==> flow/design.v <==
module apb_dut (
  input  wire        PSEL,
  input  wire        PENABLE,
  input  wire [31:0] PADDR,
  input  wire        PWRITE,
  input  wire [31:0] PWDATA,
  input  wire        PCLK,
  input  wire        PRESET,
  output reg  [31:0] PRDATA,
  output reg         PREADY,
  output reg         PSLVERR
);
  parameter IDLE   = 2'b00;
  parameter SETUP  = 2'b01;
  parameter ACCESS = 2'b10;
  reg [1:0] ps, ns;  
  reg [31:0] mem [31:0];  
  reg        mem_we;      
  always @(posedge PCLK) begin
    if (PRESET) begin
      ps <= IDLE;
    end else begin
      ps <= ns;
    end
  end
  always @(posedge PCLK) begin
    if (mem_we) begin
      mem[PADDR[4:0]] <= PWDATA;
    end
  end
  always @(*) begin
    ns      = ps;
    PREADY  = 1'b0;  
    PSLVERR = 1'b0;  
    mem_we  = 1'b0;
    PRDATA  = mem[PADDR[4:0]];
    case (ps)
      IDLE: begin
        if (PSEL == 1'b1 && PENABLE == 1'b0) begin
          ns = SETUP;
        end else begin
          ns = IDLE;
        end
      end
      SETUP: begin
        if (PSEL == 1'b1 && PENABLE == 1'b1) begin
          ns     = ACCESS;
          PREADY = 1'b1;  
          if (PADDR >= 32) begin  
            PSLVERR = 1'b1;
          end else begin
            if (PWRITE) begin
              mem_we = 1'b1;
            end
          end
        end else if (PSEL == 1'b1 && PENABLE == 1'b0) begin
          ns = SETUP;
        end else begin
          ns = IDLE;
        end
      end
      ACCESS: begin
        PREADY = 1'b1;  
        if (PADDR >= 32) begin
          PSLVERR = 1'b1;
        end
        if (PSEL == 1'b1 && PENABLE == 1'b0) begin
          ns = SETUP;
        end else if (PSEL == 1'b0 && PENABLE == 1'b0) begin
          ns = IDLE;
        end else begin
          ns = IDLE;
        end
      end
      default: ns = IDLE;
    endcase
  end
endmodule
Tool chain data of apb_dut

What the tools print for apb_dut, step after step.
Line numbers count from 1 in the design file above.
Library cell names are shortened.
A cell with - has no value.

Design top: apb_dut
Clock port: PCLK
Standard-cell library: sky130hd
Timing corner: tt_025C_1v80

Elaborated design

Source: Yosys, flattened and elaborated, memories not mapped. Widths are those after wreduce; folded enables and synchronous resets count as part of the registers. Registers that Yosys merges into a memory's read port (data or address) are not register bits. Print and check cells do not count. Equal cells are merged and count once.
Yosys's memory passes give these memory sizes; they may raise the number of words (mostly to a power of two), join words into wider ones and drop unused or constant bits.

Bits in latches: 0
Bits in writable memories: 1,024
Memory bits (read-only): 0
Word width x clocked read ports: 0
Memory cells: 1
Register bits after elaboration: 2
Input bits: 69
Output and inout port bits: 34
Word-level cells: 25

Equal/unequal tests: 2
Reduce/logical cells: 4
Muxes and demuxes: 15
$add $sub $neg: 0
Order comparisons: 1
Bitwise logic cells: 1
Multiply operators: 0
Divide/modulo/power cells: 0
Shift-type cells: 0

Memory list:

| name | words | width | rd ports | write ports | RTL line | RTL |
| mem  | 32    | 32    | 1        | 1           | 17       | `reg [31:0] mem [31:0];` |

Operators with widths:

| cell                                                            | count |
| 32-bit by 6-bit >= comparator with 1-bit output with constant B | 1 |
| 32-bit 2-to-1 mux                                               | 1 |
| 1-bit 2-to-1 mux                                                | 9 |
| 5-bit 2-to-1 mux                                                | 1 |
| 2-bit case mux with 2-bit select                                | 1 |
| 1-bit case mux with 2-bit select                                | 2 |
| 1-bit logical AND                                               | 2 |
| 2-bit by 1-bit equality test with 1-bit output with constant B  | 1 |
| 2-bit equality test with constant B                             | 1 |
| 2-bit logical NOT                                               | 1 |
| 2-bit OR reduction                                              | 1 |
| 2-bit 2-to-1 mux                                                | 1 |
| 1-bit NOT                                                       | 1 |

Longest topological paths

Longest topological path by Yosys (ltp), each cell counted once; first at word level (registers and memories cut), then after technology mapping (sequential cells cut; the memories' decode and read muxes count).

Depth after elaboration: 5
ABC_AREA: 1
Mapped depth: 11

After synthesis

Source: synth_stat.txt of the flow (Yosys; design flattened, memories mapped). It holds for the ABC_AREA given above (unset counts as 0); a run with the other value may have another netlist.

Standard cells after synthesis: 4,100
Chip area (Yosys): 42,560.8 µm²
Mapped flip-flops: 1,026
Buffer cells: 194

Cells by type:

| cell     | count | area in all (µm²) |
| edfxtp_1 | 1,024 | 3.07E+04 |
| nand2_1  | 2,730 | 1.02E+04 |
| nor2_1   | 117   | 439.171 |
| clkbuf_1 | 101   | 379.114 |
| buf_2    | 69    | 345.331 |
| nor3_4   | 7     | 113.859 |
| buf_1    | 15    | 56.304 |
| inv_2    | 13    | 48.797 |
| buf_4    | 6     | 45.043 |
| dfxtp_1  | 2     | 40.038 |
| buf_6    | 3     | 33.782 |
| nand3_1  | 5     | 25.024 |
| nor3_1   | 3     | 15.014 |
| inv_1    | 3     | 11.261 |
| inv_4    | 1     | 6.256 |
| a21oi_1  | 1     | 5.005 |

Timing after synthesis

OpenSTA on the mapped netlist: ideal clock, no wires. The path of least setup slack (recovery checks aside). Input and output delay are each 20% of the period. Register names are those of the netlist, which keeps one name where synthesis merged equal registers.

Path kind: input port to flip-flop
Start: input PADDR[1]
End: memory mem[10][0]
Arrival: 3,086 ps
Setup time: 421 ps
Delay of the path: 2,667 ps
Path slack: 693 ps
Clock period: 4,200 ps
Stages: 7
Data required time: 3,779 ps
Time at the first pin: 840 ps
Synthesis period reached: 3,507 ps

"delay of the path" = arrival - input delay + setup time.
"stages": output pins that drive a net of the path, with the launching flip-flop's if there is one; two outputs of one cell count as two.
"synthesis period reached" = period - worst setup slack (recovery checks aside). The figure is calculated, with input and output delays left at 20% of the set period.
Between the ends stands the longest chain of elaborated cells between them, by number of cells; it is not shown to be the way that was timed. Of several equally long chains one is given.
Each line given opens the expression or statement behind the cell; cells for indexed reads and writes are added by Yosys, which also makes memories of some case tables.
Only ways into the end's enable, where the timed path ends, are counted here.

Cell sequence: buf_2 -> inv_2 -> buf_2 -> clkbuf_1 -> nor2_1 -> nand3_1 -> nor2_1
Length of the longest elaborated chain: 5
Elaborated cells on any way between the ends: 6
Classes of those cells: compare (1); mux (5)

Ends and longest elaborated chain, post-synthesis:

| item                                            | RTL line | RTL |
| start, declared                                 | 4        | `input  wire [31:0] PADDR,` |
| 32-bit by 6-bit >= comparator with 1-bit output | 49       | `if (PADDR >= 32) begin` |
| 1-bit 2-to-1 mux                                | 49       |  |
| 1-bit 2-to-1 mux                                | 46       | `if (PSEL == 1'b1 && PENABLE == 1'b1) begin` |
| 1-bit 2-to-1 mux                                | 37       | `case (ps)` |
| 5-bit 2-to-1 mux                                | 27       | `if (mem_we) begin` |
| end, declared                                   | 17       | `reg [31:0] mem [31:0];` |

Worst path after layout

Path of least setup slack in the final report of entry C (OpenROAD, finished layout, wires in). Where an end is a register, its clock arrival counts in the times.
The path's times are printed in steps of 10 ps; the period is the one set.

Path kind: input port to output port
Start: input PADDR[2]
End: output PRDATA[9]
Clock period: 4,200 ps
Data required time: 3,360 ps
Arrival: 3,160 ps
Stages: 9
Time at the first pin: 840 ps
Path slack: 200 ps
External output delay: 840 ps

Between the ends stands the longest chain of elaborated cells between them, by number of cells; it is not shown to be the way that was timed. Of several equally long chains one is given.
The chain passes a memory read, where the word-level depth is cut; so it can be longer than that depth.

Cell sequence: clkdlybuf4s50_1 -> buf_4 -> nor3_4 -> buf_12 -> nand2_1 -> nand2_1 -> nor2_1 -> nand2_1 -> clkdlybuf4s50_1
Length of the longest elaborated chain: 1
Elaborated cells on any way between the ends: 1
Classes of those cells: memory (1)

Ends and longest elaborated chain, post-layout:

| item               | RTL line | RTL |
| start, declared    | 4        | `input  wire [31:0] PADDR,` |
| memory 32 x 32 bit | 17       | `reg [31:0] mem [31:0];` |
| end, declared      | 9        | `output reg  [31:0] PRDATA,` |

Data sheet: physical implementation of apb_dut

Stored flow runs of apb_dut (3 of them; Yosys, OpenROAD, sky130hd). They differ in their settings and are not a sequence. Constraints: input delay and output delay 20% of the set period each, output load 0.01 pF.
"achieved clock period" means the clock period less the worst setup slack. The figure is calculated, with input and output delays left at 20% of the set period.
By "time of the worst setup path" is meant the share of the clock period that the worst setup path is allowed (20% is reserved at inputs, 20% at outputs), minus its slack. Clock arrival times at its registers enter into it.
By "power consumption" is meant OpenSTA's value without simulated activity: inputs other than the clock are taken to toggle once in ten clock periods, and the tool carries that through the logic.
"time of the worst setup path" is given in steps of 10 ps.

## Entry A

==> flow/run.sh <==
#!/bin/bash
# the make line also repeats the synthesis and layout settings of config.mk as NAME=value (left out here)
make -C /OpenROAD-flow-scripts/flow DESIGN_CONFIG=/design/flow/config.mk WORK_HOME=/design/flow/orfs CLKGATE_MAP_FILE= finish
==> flow/config.mk <==
export PLATFORM = sky130hd
export DESIGN_NAME = apb_dut
export DESIGN_NICKNAME = apb_dut
export VERILOG_FILES = /design/flow/design.v
export SDC_FILE = /design/flow/constraint.sdc
export NUM_CORES = 4
export LEC_CHECK = 0
export ABC_AREA = 1
export CAP_MARGIN = 20
export CELL_PAD_IN_SITES_DETAIL_PLACEMENT = 0
export CELL_PAD_IN_SITES_GLOBAL_PLACEMENT = 3
export CORE_ASPECT_RATIO = 1.92
export CORE_MARGIN = 2
export CORE_UTILIZATION = 58
export CTS_CLUSTER_SIZE = 48
export GPL_ROUTABILITY_DRIVEN = 0
export MAX_ROUTING_LAYER = met5
export MIN_ROUTING_LAYER = met1
export PLACE_DENSITY_LB_ADDON = 0.05
export SETUP_SLACK_MARGIN = 0.83
export SLEW_MARGIN = 25
==> flow/constraint.sdc <==
create_clock -name core_clock -period 2.96 [get_ports {PCLK}]
set_input_delay 0.5920 -clock core_clock [delete_from_list [all_inputs] [get_ports {PCLK}]]
set_output_delay 0.5920 -clock core_clock [all_outputs]
set_load 0.01 [all_outputs]

Entry A: not finished: placement ended with error FLW-0024

## Entry B

==> flow/run.sh <==
#!/bin/bash
# the make line also repeats the synthesis and layout settings of config.mk as NAME=value (left out here)
make -C /OpenROAD-flow-scripts/flow DESIGN_CONFIG=/design/flow/config.mk WORK_HOME=/design/flow/orfs CLKGATE_MAP_FILE= finish
==> flow/config.mk <==
export PLATFORM = sky130hd
export DESIGN_NAME = apb_dut
export DESIGN_NICKNAME = apb_dut
export VERILOG_FILES = /design/flow/design.v
export SDC_FILE = /design/flow/constraint.sdc
export NUM_CORES = 4
export LEC_CHECK = 0
export ABC_AREA = 1
export CAP_MARGIN = 0
export CELL_PAD_IN_SITES_DETAIL_PLACEMENT = 2
export CELL_PAD_IN_SITES_GLOBAL_PLACEMENT = 3
export CORE_ASPECT_RATIO = 1.92
export CORE_MARGIN = 2
export CORE_UTILIZATION = 58
export CTS_CLUSTER_SIZE = 48
export GPL_ROUTABILITY_DRIVEN = 1
export MAX_ROUTING_LAYER = met4
export MIN_ROUTING_LAYER = met1
export PLACE_DENSITY_LB_ADDON = 0.05
export SETUP_SLACK_MARGIN = 0.22
export SLEW_MARGIN = 15
export TNS_END_PERCENT = 5
==> flow/constraint.sdc <==
create_clock -name core_clock -period 2.96 [get_ports {PCLK}]
set_input_delay 0.5920 -clock core_clock [delete_from_list [all_inputs] [get_ports {PCLK}]]
set_output_delay 0.5920 -clock core_clock [all_outputs]
set_load 0.01 [all_outputs]

Entry B: not finished: placement ended with error FLW-0024

## Entry C

==> flow/run.sh <==
#!/bin/bash
# the make line also repeats the synthesis and layout settings of config.mk as NAME=value (left out here)
make -C /OpenROAD-flow-scripts/flow DESIGN_CONFIG=/design/flow/config.mk WORK_HOME=/design/flow/orfs CLKGATE_MAP_FILE= finish
==> flow/config.mk <==
export PLATFORM = sky130hd
export DESIGN_NAME = apb_dut
export DESIGN_NICKNAME = apb_dut
export VERILOG_FILES = /design/flow/design.v
export SDC_FILE = /design/flow/constraint.sdc
export NUM_CORES = 4
export LEC_CHECK = 0
export ABC_AREA = 1
export CAP_MARGIN = 10
export CORE_MARGIN = 9
export CORE_UTILIZATION = 38
export CTS_CLUSTER_DIAMETER = 126
export GPL_ROUTABILITY_DRIVEN = 0
export HOLD_SLACK_MARGIN = 0.24
export SLEW_MARGIN = 40
==> flow/constraint.sdc <==
create_clock -name core_clock -period 4.2 [get_ports {PCLK}]
set_input_delay 0.8400 -clock core_clock [delete_from_list [all_inputs] [get_ports {PCLK}]]
set_output_delay 0.8400 -clock core_clock [all_outputs]
set_load 0.01 [all_outputs]

| result of entry C | value |
|---|---|
| post-synthesis cell area | 42,560.8 µm² |
| die size | 124,373.0 µm² |
| standard-cell area after layout | 49,547.5 µm² |
| post-route utilization | 0.446 |
| lowest setup slack | 201 ps |
| setup total negative slack | 0 ps |
| final worst hold slack | 531 ps |
| power consumption | 21.545 mW |
| achieved clock period | 3,999 ps |
| time of the worst setup path | 2,320 ps |
| kind of the worst setup path | input port to output port |
